==> flow/design.v <==
module mult32x32_fast_arith (
    input logic clk,              
    input logic reset,            
    input logic [31:0] a,         
    input logic [31:0] b,         
    input logic [1:0] a_sel,      
    input logic b_sel,            
    input logic [2:0] shift_sel,  
    input logic upd_prod,         
    input logic clr_prod,         
    output logic a_msb_is_0,      
    output logic b_msw_is_0,      
    output logic [63:0] product   
);
    logic [7:0] a_out;
    logic [15:0] b_out;
    logic [24:0] multi_out;
    logic [63:0] shift_out;
    logic [63:0] adder_out;
    logic [63:0] ff_out;
    assign a_msb_is_0 = ~|a[31:24];  
    assign b_msw_is_0 = ~|b[31:16];  
    always_comb begin
        case (a_sel)
            2'd0: a_out = a[7:0];
            2'd1: a_out = a[15:8];
            2'd2: a_out = a[23:16];
            2'd3: a_out = a[31:24];
            default: a_out = 8'd0;
        endcase
    end
    always_comb begin
        case (b_sel)
            1'b0: b_out = b[15:0];
            1'b1: b_out = b[31:16];
            default: b_out = 16'd0;
        endcase
    end
    always_comb begin
        multi_out = b_out * a_out;
    end
    always_comb begin
        case (shift_sel)
            3'd0: shift_out = multi_out << 0;
            3'd1: shift_out = multi_out << 8;
            3'd2: shift_out = multi_out << 16;
            3'd3: shift_out = multi_out << 24;
            3'd4: shift_out = multi_out << 32;
            3'd5: shift_out = multi_out << 40;
            default: shift_out = 64'd0;
        endcase
    end
    always_comb begin
        adder_out = shift_out + ff_out;
    end
    always_ff @(posedge clk or posedge reset) begin
        if (reset) begin
            ff_out <= '0;
        end else begin
            if (clr_prod) begin
                ff_out <= '0;
            end else if (upd_prod) begin
                ff_out <= adder_out;
            end 
        end 
    end
   assign product = ff_out;
endmodule
module mult32x32_fast_fsm (
    input logic clk,               
    input logic reset,             
    input logic start,             
    input logic a_msb_is_0,        
    input logic b_msw_is_0,        
    output logic busy,             
    output logic [1:0] a_sel,      
    output logic b_sel,            
    output logic [2:0] shift_sel,  
    output logic upd_prod,         
    output logic clr_prod          
);
    typedef enum {
        idle_st,
        a0_b0_st,
        a1_b0_st,
        a2_b0_st,
        a3_b0_st,
        a0_b1_st,
        a1_b1_st,
        a2_b1_st,
        a3_b1_st
      } sm_type;
    sm_type current_state;
    sm_type next_state;
    always_ff @(posedge clk, posedge reset) begin
        if (reset == 1'b1) begin
            current_state <= idle_st;
        end
        else begin
            current_state <= next_state;
        end
    end
    always_comb begin
        next_state = current_state;
        busy = 1'b1;
        a_sel = 2'b00;
        b_sel = 1'b0;
        shift_sel = 3'b000;  
        upd_prod = 1'b1;
        clr_prod = 1'b0;
        case (current_state)
            idle_st: begin
                busy = 1'b0;
                if (start == 1'b1) begin
                    next_state = a0_b0_st;
                    upd_prod = 1'b0;
                    clr_prod = 1'b1;
                end
                else begin
                    upd_prod = 1'b0;
                    clr_prod = 1'b0;
                end
            end
            a0_b0_st: begin
                next_state = a1_b0_st;
                shift_sel = 3'b000;  
            end
            a1_b0_st: begin
                next_state = a2_b0_st;
                a_sel = 2'b01;
                shift_sel = 3'b001;  
            end
            a2_b0_st: begin
                a_sel = 2'b10;
                shift_sel = 3'b010;  
                if (a_msb_is_0 == 1'b1) begin
                    if (b_msw_is_0 == 1'b1) begin
                        next_state = idle_st;
                    end
                    else begin
                        next_state = a0_b1_st;
                    end
                end
                else begin
                    next_state = a3_b0_st;
                end
            end
            a3_b0_st: begin
                a_sel = 2'b11;
                shift_sel = 3'b011;  
                if (b_msw_is_0 == 1'b1) begin
                    next_state = idle_st;
                end
                else begin
                    next_state = a0_b1_st;
                end
            end
            a0_b1_st: begin
                next_state = a1_b1_st;
                a_sel = 2'b00;
                b_sel = 1'b1;
                shift_sel = 3'b010;  
            end
            a1_b1_st: begin
                next_state = a2_b1_st;
                a_sel = 2'b01;
                b_sel = 1'b1;
                shift_sel = 3'b011;  
            end
            a2_b1_st: begin
                a_sel = 2'b10;
                b_sel = 1'b1;
                shift_sel = 3'b100;  
                if (a_msb_is_0 == 1'b1) begin
                    next_state = idle_st;
                end
                else begin
                    next_state = a3_b1_st;
                end
            end
            a3_b1_st: begin
                a_sel = 2'b11;
                b_sel = 1'b1;
                shift_sel = 3'b101;  
                busy = 1'b1;
                if (start == 0) begin
                    next_state = idle_st;
                end
                else begin
                    next_state = a0_b0_st;
                    upd_prod = 1'b0;
                    clr_prod = 1'b1;
                end
            end
        endcase
    end
endmodule
module mult32x32_fast (
    input logic clk,             
    input logic reset,           
    input logic start,           
    input logic [31:0] a,        
    input logic [31:0] b,        
    output logic busy,           
    output logic [63:0] product  
);
    logic [1:0] a_sel;
    logic b_sel;
    logic [2:0] shift_sel;
    logic upd_prod;
    logic clr_prod;
    logic a_msb_is_0;
    logic b_msw_is_0;
    mult32x32_fast_fsm f_fsm_m(
        .clk(clk),
        .reset(reset),
        .start(start),
        .busy(busy),
        .a_sel(a_sel),
        .b_sel(b_sel),
        .shift_sel(shift_sel),
        .upd_prod(upd_prod),
        .clr_prod(clr_prod),
        .a_msb_is_0(a_msb_is_0),
        .b_msw_is_0(b_msw_is_0)
    );
    mult32x32_fast_arith f_arith_m(
        .clk(clk),
        .reset(reset),
        .a(a),
        .b(b),
        .a_sel(a_sel),
        .b_sel(b_sel),
        .shift_sel(shift_sel),
        .upd_prod(upd_prod),
        .clr_prod(clr_prod),
        .a_msb_is_0(a_msb_is_0),
        .b_msw_is_0(b_msw_is_0),
        .product(product)
    );
endmodule
# Reports on mult32x32_fast
# The steps from the RTL of mult32x32_fast to its reports follow in flow order.
# Line numbers count from 1 in the design file above.
# Operators: Yosys type, input widths -> output width; for muxes data width and select width s.
# Cell names lack the library's common part.
# Not given: n/a
# setup
top_module	mult32x32_fast
clock	clk
lib	sky130hd
pvt_corner	tt_025C_1v80

# After elaboration
# Yosys after proc, flatten, opt, wreduce and memory -nomap, before mapping. Memory bits, and registers merged into a memory's read port (data or address), are not among the register bits. Print and check cells are not counted.
# op_classes
n_addsub	1
multipliers	1
div_mod_pow	0
compare	0
equal	17
shift	0
muxes	19
bitwise	1
n_reduce_logical	15
# op_table
cell	n
$pmux 64 s6	1
$pmux 32 s9	1
$mul 16x8->24	1
$eq 32x3->1 const B	4
$mux 64	2
$eq 32x2->1 const B	2
$add 64x64->64	1
$mux 32	2
$eq 32x1->1 const B	1
$eq 32x4->1 const B	1
$logic_not 32->1	1
$pmux 16 s2	1
$pmux 8 s4	1
$reduce_or 16->1	1
$pmux 3 s5	1
$reduce_or 2->1	6
$reduce_bool 9->1	1
$reduce_or 8->1	1
$eq 3x2->1 const B	2
$eq 3x3->1 const B	2
$pmux 2 s3	1
$mux 1	6
$eq 2x2->1 const B	2
$reduce_or 4->1	1
$mux 4	1
$eq 3x1->1 const B	1
$logic_not 3->1	1
$mux 3	1
# Not listed: further kinds 7, cells in them 7.
# word_totals
ff_bits	96
latchBits	0
ramBits	0
romBits	0
clocked_rd_ports_x_width	0
mem_count	0
input_bits	67
output_inout_bits	65
word_cells	56

# Longest topological paths
# Longest topological path by Yosys (ltp), each cell counted once; first at word level (registers and memories cut), then after technology mapping (sequential cells cut; the memories' decode and read muxes count).
# logic_depth
ltp_word	10
ABC_AREA	0
ltp_mapped	39
mapped_depth_nobuf	35

# After synthesis
# Source: synth_stat.txt of the flow (Yosys; design flattened, memories mapped). It holds for the ABC_AREA given above (unset counts as 0); a run with the other value may have another netlist.
# by_type
cell_type	n
dfrtp_1	72
fa_1	85
ha_1	107
nor2_1	195
nand2_1	143
a21oi_1	99
inv_1	121
a22o_1	48
xnor2_1	41
xor2_1	37
o21ai_0	58
a21o_1	37
mux2i_1	20
clkbuf_1	41
or2_2	20
o21bai_1	16
o22ai_1	18
nand3_1	22
# Other cell types: 62; their cells: 241.
# synth_totals
mapped_cells	1421
area_um2	11415.9
ffs	73
buffers	60
# The figures by module come from a second, unflattened synthesis with its own total; it is not the netlist above.
# unflattened
hier_cells	1499
hier_area_um2	11732.5
# Rows give one instance, submodules left out.
# by_module
mod	n_inst	cells	area_um2	seq_area_um2
mult32x32_fast_arith	1	1471	11392.2	1601.5
mult32x32_fast_fsm	1	28	340.3	226.5
mult32x32_fast	1	0	0.0	0.0

# Path before layout
# OpenSTA on the mapped netlist: ideal clock, no wires. The path of least setup slack (recovery checks aside). Input and output delay are each 20% of the period. Register names are those of the netlist, which keeps one name where synthesis merged equal registers.
# synth_timing
kind	input to register
from	in a[23]
to	reg f_arith_m.ff_out[61]
tclk_ns	9.5
setup_time_ns	0.121
t_arrival_ns	9.271
t_required_ns	9.379
slack_ns	0.108
path_delay_ns	7.492
stages	33
synth_period_reached_ns	9.392
# "path_delay_ns" is the arrival time less input delay plus setup time.
# "stages" counts driving pins, that of a launching flip-flop among them; a cell with two outputs on the path counts twice.
# "synth_period_reached_ns" is the clock period less the worst setup slack; recovery checks do not enter. This is arithmetic on one report: input and output delays are still those of the set period (20% each).
# Between the ends stands the longest chain of elaborated cells between them, by number of cells; it is not shown to be the way that was timed. Of several equally long chains one is given.
# A line is the first line of the expression or statement that the cell stems from. Yosys adds cells for indexed reads and writes and turns some case tables into memories.
# At most two assigning lines are given for a register; there are more.
# synth_between
path_cell_list	nand2_1 nand2_1 o21ai_1 clkbuf_1 nor2_1 fa_1 fa_1 fa_1 inv_1 fa_1 inv_1 ha_1 a21oi_1 o21ai_1 a221oi_1 o31ai_1 a21oi_1 or4_1 o211a_1 nand2_1 o211ai_1 and3_1 ha_1 nand2_1 or4_4 o21bai_1 o22ai_2 o31ai_1 nand2_2 a31oi_4 o41ai_2 xor2_1 a22o_1
elab_chain_cells	6
# synth_rtl
element	line	source
from (decl)	202	input logic [31:0] a,
$pmux 8 s4	24	case (a_sel)
$mul 16x8->24	40	multi_out = b_out * a_out;
$pmux 64 s6	43	case (shift_sel)
$add 64x64->64	54	adder_out = shift_out + ff_out;
$mux 64	62	end else if (upd_prod) begin
$mux 64	60	if (clr_prod) begin
to (assign)	61	ff_out <= '0;
to (assign)	63	ff_out <= adder_out;
to (decl)	20	logic [63:0] ff_out;

# Path in the finished layout
# From the final timing report of stored run 2: the path of least setup slack in the routed layout; clock arrival at registers is part of the times.
# layout_timing
kind	input to register
from	in b[6]
to	reg f_arith_m.ff_out[62]
tclk_ns	9.5
setup_time_ns	0.12
t_arrival_ns	9.56
t_required_ns	9.75
slack_ns	0.20
stages	35
# Between the ends stands the longest chain of elaborated cells between them, by number of cells; it is not shown to be the way that was timed. Of several equally long chains one is given.
# At most two assigning lines are given for a register; there are more.
# layout_between
path_cell_list	clkdlybuf4s50_1 mux2i_1 buf_4 buf_4 nor2_4 fa_1 fa_1 fa_1 inv_2 fa_1 inv_2 ha_4 nand4_1 nor3b_4 a221oi_2 o31ai_2 a21oi_2 o21ba_4 a22oi_2 xor2_2 nand2_1 o221ai_2 ha_1 a21oi_2 o21ai_2 a221oi_2 o21a_1 o211ai_1 buf_4 o21ai_4 buf_6 a21oi_4 o21ai_2 mux2i_1 a221o_1
elab_chain_cells	6
# layout_rtl
element	line	source
from (decl)	203	input logic [31:0] b,
$pmux 16 s2	33	case (b_sel)
$mul 16x8->24	40	multi_out = b_out * a_out;
$pmux 64 s6	43	case (shift_sel)
$add 64x64->64	54	adder_out = shift_out + ff_out;
$mux 64	62	end else if (upd_prod) begin
$mux 64	60	if (clr_prod) begin
to (assign)	61	ff_out <= '0;
to (assign)	63	ff_out <= adder_out;
to (decl)	20	logic [63:0] ff_out;

# Module mult32x32_fast, platform sky130hd: 5 stored runs of the flow (Yosys, OpenROAD) with differing settings, in no particular order. Input and output delays are each 20% of the period that was set; the output load is 0.01 pF.
# By "achieved_period_ns" is meant the clock period of the run minus its worst setup slack. This is arithmetic on one report: input and output delays are still those of the set period (20% each).
# "worst_setup_path_time_ns" = time allowed to the worst setup path (clock period - input delay - output delay, where it has them) - its slack; a late launch clock adds to it, a late capture clock takes from it.
# A setting shown as n/a is not set for that run.
# Results: n/a = not shown.
stored run	CORE_UTILIZATION	period_ns	CAP_MARGIN	CORE_MARGIN	SLEW_MARGIN	CORE_ASPECT_RATIO	HOLD_SLACK_MARGIN	PLACE_DENSITY_LB_ADDON	ABC_AREA	GPL_ROUTABILITY_DRIVEN	MAX_ROUTING_LAYER	CELL_PAD_IN_SITES_DETAIL_PLACEMENT	CELL_PAD_IN_SITES_GLOBAL_PLACEMENT	GPL_TIMING_DRIVEN	setup_worst_slack_ns	utilization_pct	synth_chip_area_um2	achieved_period_ns	worst_setup_path_time_ns	timing.worst_path_kind	post_route_stdcell_area_um2	die_um2	fin_tns_ns
stored run 1	69	9.33	20	2	20	n/a	n/a	n/a	n/a	n/a	n/a	n/a	n/a	n/a	n/a	n/a	n/a	n/a	n/a	n/a	n/a	n/a	n/a
stored run 2	40	9.5	15	2	20	1.63	-0.05	0.23	n/a	n/a	n/a	n/a	n/a	n/a	0.196	59.8	11415.9	9.304	7.40	input to register	16953.8	29947.5	0.000
stored run 3	40	11.0	20	3	20	1.27	n/a	n/a	1	0	met4	n/a	n/a	n/a	1.083	47.2	12976.2	9.917	7.72	input to register	14931.8	34653.3	0.000
stored run 4	50	14.2	20	2	35	n/a	0.11	0.04	n/a	1	met4	1	2	0	n/a	n/a	n/a	n/a	n/a	n/a	n/a	n/a	n/a
stored run 5	40	9.5	15	2	20	1.63	n/a	n/a	n/a	n/a	n/a	n/a	n/a	n/a	0.195	59.0	11415.9	9.305	7.40	input to register	16739.8	29947.5	0.000
# Stored run 1: not finished: routing ended with error GRT-0116
# Stored run 4: not finished: placement ended with error FLW-0024
